==> flow/design.v <==
module SelectionSort_custom_SIMD_instruction (clk, reset, 
	in_v, rd, vrd1, vrd2, 
		in_data, in_vdata1, in_vdata2, 
	out_v, out_rd, out_vrd1, out_vrd2, 
		out_data, out_vdata1, out_vdata2);
	input clk, reset;
	input in_v;
	input [4:0] rd;
	input [2:0] vrd1, vrd2;			
	input [32-1:0] in_data;
	input [256-1:0] in_vdata1, in_vdata2;	
	output out_v;
	output [4:0] out_rd;
	output [2:0] out_vrd1, out_vrd2;	
	output  [32-1:0] out_data;
	output [256-1:0] out_vdata1, out_vdata2;
	reg [13-1:0] valid_sr;
	reg [5*13-1:0] rd_sr; 
	reg [3*13-1:0] vrd1_sr, vrd2_sr;
	always @(posedge clk) begin
		if (reset) begin
			valid_sr<=0; rd_sr<=0; vrd1_sr<=0; vrd2_sr<=0;
		end else begin
			valid_sr<= (valid_sr<<1)|in_v;			
			  rd_sr <= (   rd_sr<<5)| rd;
			vrd1_sr <= ( vrd1_sr<<3)|vrd1; 
			vrd2_sr <= ( vrd2_sr<<3)|vrd2;
		end
	end
	assign out_v   =valid_sr[  13-1];
	assign out_rd  =   rd_sr[5*13-1-:5];
	assign out_vrd1= vrd1_sr[3*13-1-:3]; 
	assign out_vrd2= vrd2_sr[3*13-1-:3];
	wire [255:0] in_valid, out_valid;
	assign in_valid = in_v ? in_vdata1 : 0;
	assign out_vdata1 = out_v ? out_valid : 0;
	SelectionSort selection_sort(.clock(clk), .in(in_valid), .out(out_valid));
	assign out_data = 0;
	assign out_vdata2 = 0;
endmodule  
module SelectionSort
(
  input wire clock,
  input wire [255:0] in,
  output wire [255:0] out
);
  wire [31:0] in_array [7:0];
  wire [31:0] out_array [7:0];
  wire [31:0] intermediate [95:0];
  genvar i;
  for (i=0; i<8; i=i+1) begin
    assign in_array[i] = in[((i+1)*32)-1 -: 32];
  end
  genvar j;
  for (j=0; j<8; j=j+1) begin
    assign out[((j+1)*32)-1 -: 32] = out_array[j];
  end
  CAS_unit cas0_1(clock, in_array[0], in_array[1], intermediate[0], intermediate[1]);
  SR_module nopx_1(clock, in_array[2], intermediate[2]);
  SR_module nopx_2(clock, in_array[3], intermediate[3]);
  SR_module nopx_3(clock, in_array[4], intermediate[4]);
  SR_module nopx_4(clock, in_array[5], intermediate[5]);
  SR_module nopx_5(clock, in_array[6], intermediate[6]);
  SR_module nopx_6(clock, in_array[7], intermediate[7]);
  CAS_unit cas0_2(clock, intermediate[0], intermediate[2], intermediate[8], intermediate[10]);
  SR_module nopx_7(clock, intermediate[1], intermediate[9]);
  SR_module nopx_8(clock, intermediate[3], intermediate[11]);
  SR_module nopx_9(clock, intermediate[4], intermediate[12]);
  SR_module nopx_10(clock, intermediate[5], intermediate[13]);
  SR_module nopx_11(clock, intermediate[6], intermediate[14]);
  SR_module nopx_12(clock, intermediate[7], intermediate[15]);
  CAS_unit cas0_3(clock, intermediate[8], intermediate[11], intermediate[16], intermediate[19]);
  CAS_unit cas4(clock, intermediate[9], intermediate[10], intermediate[17], intermediate[18]);
  SR_module nopx_13(clock, intermediate[12], intermediate[20]);
  SR_module nopx_14(clock, intermediate[13], intermediate[21]);
  SR_module nopx_15(clock, intermediate[14], intermediate[22]);
  SR_module nopx_16(clock, intermediate[15], intermediate[23]);
  CAS_unit cas0_4(clock, intermediate[16], intermediate[20], intermediate[24], intermediate[28]);
  CAS_unit cas6(clock, intermediate[17], intermediate[19], intermediate[25], intermediate[27]);
  SR_module nop17(clock, intermediate[18], intermediate[26]);
  SR_module nop18(clock, intermediate[21], intermediate[29]);
  SR_module nop19(clock, intermediate[22], intermediate[30]);
  SR_module nop20(clock, intermediate[23], intermediate[31]);
  CAS_unit cas0_5(clock, intermediate[24], intermediate[29], intermediate[32], intermediate[37]);
  CAS_unit cas8(clock, intermediate[25], intermediate[28], intermediate[33], intermediate[36]);
  CAS_unit cas9(clock, intermediate[26], intermediate[27], intermediate[34], intermediate[35]);
  SR_module nop21(clock, intermediate[30], intermediate[38]);
  SR_module nop22(clock, intermediate[31], intermediate[39]);
  CAS_unit cas0_6(clock, intermediate[32], intermediate[38], intermediate[40], intermediate[46]);
  CAS_unit cas11(clock, intermediate[33], intermediate[37], intermediate[41], intermediate[45]);
  CAS_unit cas12(clock, intermediate[34], intermediate[36], intermediate[42], intermediate[44]);
  SR_module nop23(clock, intermediate[35], intermediate[43]);
  SR_module nop24(clock, intermediate[39], intermediate[47]);
  CAS_unit cas0_7(clock, intermediate[40], intermediate[47], intermediate[48], intermediate[55]);
  CAS_unit cas14(clock, intermediate[41], intermediate[46], intermediate[49], intermediate[54]);
  CAS_unit cas15(clock, intermediate[42], intermediate[45], intermediate[50], intermediate[53]);
  CAS_unit cas16(clock, intermediate[43], intermediate[44], intermediate[51], intermediate[52]);
  SR_module nop0_1(clock, intermediate[48], intermediate[56]);
  CAS_unit cas17(clock, intermediate[49], intermediate[55], intermediate[57], intermediate[63]);
  CAS_unit cas18(clock, intermediate[50], intermediate[54], intermediate[58], intermediate[62]);
  CAS_unit cas19(clock, intermediate[51], intermediate[53], intermediate[59], intermediate[61]);
  SR_module nop26(clock, intermediate[52], intermediate[60]);
  SR_module nop0_2(clock, intermediate[56], intermediate[64]);
  SR_module nop28(clock, intermediate[57], intermediate[65]);
  CAS_unit cas20(clock, intermediate[58], intermediate[63], intermediate[66], intermediate[71]);
  CAS_unit cas21(clock, intermediate[59], intermediate[62], intermediate[67], intermediate[70]);
  CAS_unit cas22(clock, intermediate[60], intermediate[61], intermediate[68], intermediate[69]);
  SR_module nop0_3(clock, intermediate[64], intermediate[72]);
  SR_module nop30(clock, intermediate[65], intermediate[73]);
  SR_module nop31(clock, intermediate[66], intermediate[74]);
  CAS_unit cas23(clock, intermediate[67], intermediate[71], intermediate[75], intermediate[79]);
  CAS_unit cas24(clock, intermediate[68], intermediate[70], intermediate[76], intermediate[78]);
  SR_module nop32(clock, intermediate[69], intermediate[77]);
  SR_module nop0_4(clock, intermediate[72], intermediate[80]);
  SR_module nop34(clock, intermediate[73], intermediate[81]);
  SR_module nop35(clock, intermediate[74], intermediate[82]);
  SR_module nop36(clock, intermediate[75], intermediate[83]);
  CAS_unit cas25(clock, intermediate[76], intermediate[79], intermediate[84], intermediate[87]);
  CAS_unit cas26(clock, intermediate[77], intermediate[78], intermediate[85], intermediate[86]);
  SR_module nop0_5(clock, intermediate[80], intermediate[88]);
  SR_module nop38(clock, intermediate[81], intermediate[89]);
  SR_module nop39(clock, intermediate[82], intermediate[90]);
  SR_module nop40(clock, intermediate[83], intermediate[91]);
  SR_module nop41(clock, intermediate[84], intermediate[92]);
  CAS_unit cas27(clock, intermediate[85], intermediate[87], intermediate[93], intermediate[95]);
  SR_module nop42(clock, intermediate[86], intermediate[94]);
  SR_module nop0_6(clock, intermediate[88], out_array[0]);
  SR_module nop44(clock, intermediate[89], out_array[1]);
  SR_module nop45(clock, intermediate[90], out_array[2]);
  SR_module nop46(clock, intermediate[91], out_array[3]);
  SR_module nop47(clock, intermediate[92], out_array[4]);
  SR_module nop48(clock, intermediate[93], out_array[5]);
  CAS_unit cas28(clock, intermediate[94], intermediate[95], out_array[6], out_array[7]);
endmodule
module CAS_unit(clk, inA, inB, outA, outB);
	input clk;
	input [31:0] inA;
	input [31:0] inB;
	output reg [31:0] outA;
	output reg [31:0] outB;
	always @(posedge clk) begin
		if (inA<inB) begin
			outA<=inA; outB<=inB;
		end else begin
			outB<=inA; outA<=inB;
		end
	end
endmodule  
module SR_module(clk, din, dout);
	input clk;
	input      [31:0] din;
	output reg [31:0] dout;
	always @(posedge clk) dout<=din;
endmodule  
Tool chain data of SelectionSort_custom_SIMD_instruction
What the tools print for SelectionSort_custom_SIMD_instruction, step after step.
Line numbers count from 1 in the design file above.
Operators: Yosys type, input widths -> output width; for muxes data width and select width s.
The mark n/a stands for no value.
Design
  design top: SelectionSort_custom_SIMD_instruction
  clock: clk
  library: sky130hd
  corner: tt_025C_1v80

After elaboration
Yosys after proc, flatten, opt, wreduce and memory -nomap, before mapping. Enables and synchronous resets that opt folds into registers are not counted as muxes. Print and check cells are not counted. Equal cells are merged and count once.
Storage and ports
  register bits: 3484
  bits of input ports: 558
  output and inout bits: 556
  elaborated cells: 198
Cells by class
  magnitude comparators: 28
  mux-type cells: 58
  bitwise logic cells: 4
Operator list (number)
  $mux 32: 56
  $lt 32x32->1: 28
  $mux 256: 1
  $or 39x3->39: 2
  $or 65x5->65: 1
  $mux 64: 1
  $or 13x1->13: 1

Depth
Depth = most cells in a row (Yosys ltp): at word level without a register or memory, in the mapped netlist without a sequential cell, where the memories' decode and read muxes count.
Depth
  depth after elaboration: 3
  ABC_AREA: 0
  mapped depth: 15
  depth with buffers taken out: 10

Synthesis result
The flow's flattened synthesis, as Yosys stat reports it; memories are mapped. The netlist is that of the ABC_AREA named above (0 if unset); the other value can give another one.
Synthesis totals
  cell count: 9544
  chip area (Yosys): 119179.3 um^2
  sequential area: 69746.9 um^2
  mapped flip-flops: 3484
  buffer cells: 543
Cell types
  sky130_fd_sc_hd__dfxtp_1: number 3484, total area 6.97E+04 um^2
  sky130_fd_sc_hd__mux2_2: number 1611, total area 1.81E+04 um^2
  sky130_fd_sc_hd__ha_1: number 868, total area 1.09E+04 um^2
  sky130_fd_sc_hd__inv_1: number 873, total area 3.28E+03 um^2
  sky130_fd_sc_hd__and2_1: number 448, total area 2.8E+03 um^2
  sky130_fd_sc_hd__buf_4: number 317, total area 2.38E+03 um^2
  sky130_fd_sc_hd__a21oi_1: number 293, total area 1.47E+03 um^2
  sky130_fd_sc_hd__mux2_1: number 117, total area 1.32E+03 um^2
  sky130_fd_sc_hd__nor2b_1: number 172, total area 1.08E+03 um^2
  sky130_fd_sc_hd__nand2_1: number 253, total area 949.661 um^2
  sky130_fd_sc_hd__o21ai_0: number 149, total area 745.715 um^2
  sky130_fd_sc_hd__nand4_1: number 104, total area 650.624 um^2
  sky130_fd_sc_hd__mux2i_1: number 64, total area 640.614 um^2
  sky130_fd_sc_hd__a21o_1: number 84, total area 630.605 um^2
  sky130_fd_sc_hd__buf_2: number 110, total area 550.528 um^2
  sky130_fd_sc_hd__buf_6: number 42, total area 472.954 um^2
  sky130_fd_sc_hd__nor2_1: number 124, total area 465.446 um^2
  sky130_fd_sc_hd__a221oi_1: number 31, total area 271.51 um^2
Not listed: further types 38, cells in them 400.
The figures by module come from a second, unflattened synthesis with its own total; it is not the netlist above.
Unflattened totals
  cell total of the unflattened synthesis: 9481
  area (unflattened synthesis): 126772.8 um^2
Each row is one instance without its submodules.
By module
  CAS_unit: instances 28, cells 241, area 3075.4 um^2, seq. area 1281.2 um^2
  SR_module: instances 48, cells 32, area 640.6 um^2, seq. area 640.6 um^2
  SelectionSort_custom_SIMD_instruction: instances 1, cells 1197, area 9910.8 um^2, seq. area 3123.0 um^2
  SelectionSort: instances 1, cells 0, area 0.0 um^2, seq. area 0.0 um^2

Timing after synthesis
OpenSTA on the mapped netlist: ideal clock, no wires. The path of least setup slack (recovery checks aside). Input and output delay are each 20% of the period. Register names are those of the netlist, which keeps one name where synthesis merged equal registers.
Timing path after synthesis
  path kind: input -> register
  start point: input port in_v
  end point: register selection_sort.cas0_1.outB[10]
  clock period: 4.5 ns
  external input delay: 0.900 ns
  library setup time: 0.072 ns
  time at the first pin: 0.900 ns
  data arrival time: 3.418 ns
  required time: 4.428 ns
  setup slack: 1.011 ns
  path delay: 2.590 ns
  driving pins on the path: 14
  path buffers: 5
  synthesis period reached: 3.489 ns
"path delay" is the arrival time less input delay plus setup time.
"driving pins on the path" counts driving pins, that of a launching flip-flop among them; a cell with two outputs on the path counts twice.
"synthesis period reached" = period - worst setup slack (recovery checks aside). The figure is calculated, with input and output delays left at 20% of the set period.
The rows between start and end are the longest chain of elaborated cells between them; the timing report does not say that the signal goes this way. Where chains are equally long, one stands for them.
Each line given opens the expression or statement behind the cell; cells for indexed reads and writes are added by Yosys, which also makes memories of some case tables.
Between the ends, after synthesis
  cells stage by stage: sky130_fd_sc_hd__clkbuf_1 -> sky130_fd_sc_hd__clkbuf_1 -> sky130_fd_sc_hd__buf_1 -> sky130_fd_sc_hd__nand2_1 -> sky130_fd_sc_hd__inv_1 -> sky130_fd_sc_hd__ha_1 -> sky130_fd_sc_hd__a21o_1 -> sky130_fd_sc_hd__a21o_1 -> sky130_fd_sc_hd__a221oi_1 -> sky130_fd_sc_hd__nand2_1 -> sky130_fd_sc_hd__a31oi_1 -> sky130_fd_sc_hd__buf_2 -> sky130_fd_sc_hd__buf_2 -> sky130_fd_sc_hd__mux2i_1
  length of the longest elaborated chain: 3
  elaborated cells between the ends (all ways): 3
  RTL lines with such cells: 2
  those cells by class: compare (1); mux (2)
RTL lines, path after synthesis
  start, declared: line 7  | input in_v;
  $mux 64: line 35  | assign in_valid = in_v ? in_vdata1 : 0;
  $lt 32x32->1: line 142  | if (inA<inB) begin
  $mux 32: line 142
  end, assigned: line 143  | outA<=inA; outB<=inB;
  end, assigned: line 145  | outB<=inA; outA<=inB;
  end, declared: line 140  | output reg [31:0] outB;

Worst path after layout
Path of least setup slack in the final report of flow run 1 (OpenROAD, finished layout, wires in). Where an end is a register, its clock arrival counts in the times.
Timing path post-layout
  path kind: register -> register
  start point: register selection_sort.cas0_5.outB[1]
  end point: register selection_sort.cas11.outB[7]
  clock period: 3.35 ns
  library setup time: 0.12 ns
  time at the first pin: 0.97 ns
  data arrival time: 4.13 ns
  required time: 4.15 ns
  setup slack: 0.01 ns
  driving pins on the path: 11
  path buffers: 2
The rows between start and end are the longest chain of elaborated cells between them; the timing report does not say that the signal goes this way. Where chains are equally long, one stands for them.
Between the ends, post-layout
  cells stage by stage: sky130_fd_sc_hd__dfxtp_1 -> sky130_fd_sc_hd__inv_1 -> sky130_fd_sc_hd__ha_1 -> sky130_fd_sc_hd__a2111oi_0 -> sky130_fd_sc_hd__nor4_1 -> sky130_fd_sc_hd__o21ai_1 -> sky130_fd_sc_hd__a31oi_1 -> sky130_fd_sc_hd__buf_4 -> sky130_fd_sc_hd__nor3_4 -> sky130_fd_sc_hd__buf_12 -> sky130_fd_sc_hd__mux2_2
  length of the longest elaborated chain: 2
  elaborated cells between the ends (all ways): 2
  RTL lines with such cells: 1
  those cells by class: compare (1); mux (1)
RTL lines, path post-layout
  start, declared: line 140  | output reg [31:0] outB;
  start, assigned: line 143  | outA<=inA; outB<=inB;
  start, assigned: line 145  | outB<=inA; outA<=inB;
  $lt 32x32->1: line 142  | if (inA<inB) begin
  $mux 32: line 142
  end, assigned: line 143
  end, assigned: line 145
  end, declared: line 140

Data sheet: physical implementation of SelectionSort_custom_SIMD_instruction

Measured data: module SelectionSort_custom_SIMD_instruction, platform sky130hd, 2 stored runs of the flow under differing settings, order arbitrary. Input and output delays are each 20% of the period that was set; the output load is 0.01 pF.
"achieved clock period (ns)": clock period set for the run, less the worst setup slack. It is reckoned from that one timing run; input and output delays stay at 20% of the period that was set.
"worst setup path time (ns)" means the part of the period allowed to the worst setup path (the constraints hold back 20% at inputs and 20% at outputs) less its slack; where the path has registers, the arrival times of their clocks count too.
By "finish__power__total" is meant OpenSTA's value without simulated activity: inputs other than the clock are taken to toggle once in ten clock periods, and the tool carries that through the logic.

Flow files of flow run 1
==> flow/run.sh <==
#!/bin/bash
# the make line also repeats the synthesis and layout settings of config.mk as NAME=value (left out here)
make -C /OpenROAD-flow-scripts/flow DESIGN_CONFIG=/design/flow/config.mk WORK_HOME=/design/flow/orfs CLKGATE_MAP_FILE= finish
==> flow/config.mk <==
export PLATFORM = sky130hd
export DESIGN_NAME = SelectionSort_custom_SIMD_instruction
export DESIGN_NICKNAME = SelectionSort_custom_SIMD_instruction
export VERILOG_FILES = /design/flow/design.v
export SDC_FILE = /design/flow/constraint.sdc
export NUM_CORES = 4
export LEC_CHECK = 0
export CAP_MARGIN = 20
export CORE_MARGIN = 2
export CORE_UTILIZATION = 45
export SLEW_MARGIN = 20
==> flow/constraint.sdc <==
create_clock -name core_clock -period 3.35 [get_ports {clk}]
set_input_delay 0.6700 -clock core_clock [delete_from_list [all_inputs] [get_ports {clk}]]
set_output_delay 0.6700 -clock core_clock [all_outputs]
set_load 0.01 [all_outputs]

report of flow run 1
yosys chip area after synthesis (um^2): 119179.3
finish__design__die__area: 268977.0
finish__design__instance__area__stdcell: 140755.0
finish__design__instance__utilization: 0.5352
finish__timing__setup__ws: 0.014
finish__timing__setup__tns: 0.000
finish__timing__hold__ws: 0.086
finish__power__total: 1.560e-01
achieved clock period (ns): 3.336
worst setup path time (ns): 3.34
worst setup path kind: register -> register

Flow files of flow run 2
==> flow/run.sh <==
#!/bin/bash
# the make line also repeats the synthesis and layout settings of config.mk as NAME=value (left out here)
make -C /OpenROAD-flow-scripts/flow DESIGN_CONFIG=/design/flow/config.mk WORK_HOME=/design/flow/orfs CLKGATE_MAP_FILE= finish
==> flow/config.mk <==
export PLATFORM = sky130hd
export DESIGN_NAME = SelectionSort_custom_SIMD_instruction
export DESIGN_NICKNAME = SelectionSort_custom_SIMD_instruction
export VERILOG_FILES = /design/flow/design.v
export SDC_FILE = /design/flow/constraint.sdc
export NUM_CORES = 4
export LEC_CHECK = 0
export CAP_MARGIN = 20
export CELL_PAD_IN_SITES_DETAIL_PLACEMENT = 2
export CORE_ASPECT_RATIO = 1.23
export CORE_MARGIN = 5
export CORE_UTILIZATION = 69
export CTS_CLUSTER_DIAMETER = 108
export CTS_CLUSTER_SIZE = 33
export GPL_ROUTABILITY_DRIVEN = 1
export MAX_ROUTING_LAYER = met5
export PLACE_DENSITY_LB_ADDON = 0.04
export SETUP_SLACK_MARGIN = -0.23
export SLEW_MARGIN = 25
export TNS_END_PERCENT = 85
==> flow/constraint.sdc <==
create_clock -name core_clock -period 2.46 [get_ports {clk}]
set_input_delay 0.4920 -clock core_clock [delete_from_list [all_inputs] [get_ports {clk}]]
set_output_delay 0.4920 -clock core_clock [all_outputs]
set_load 0.01 [all_outputs]

report of flow run 2: did not finish, place, tool error
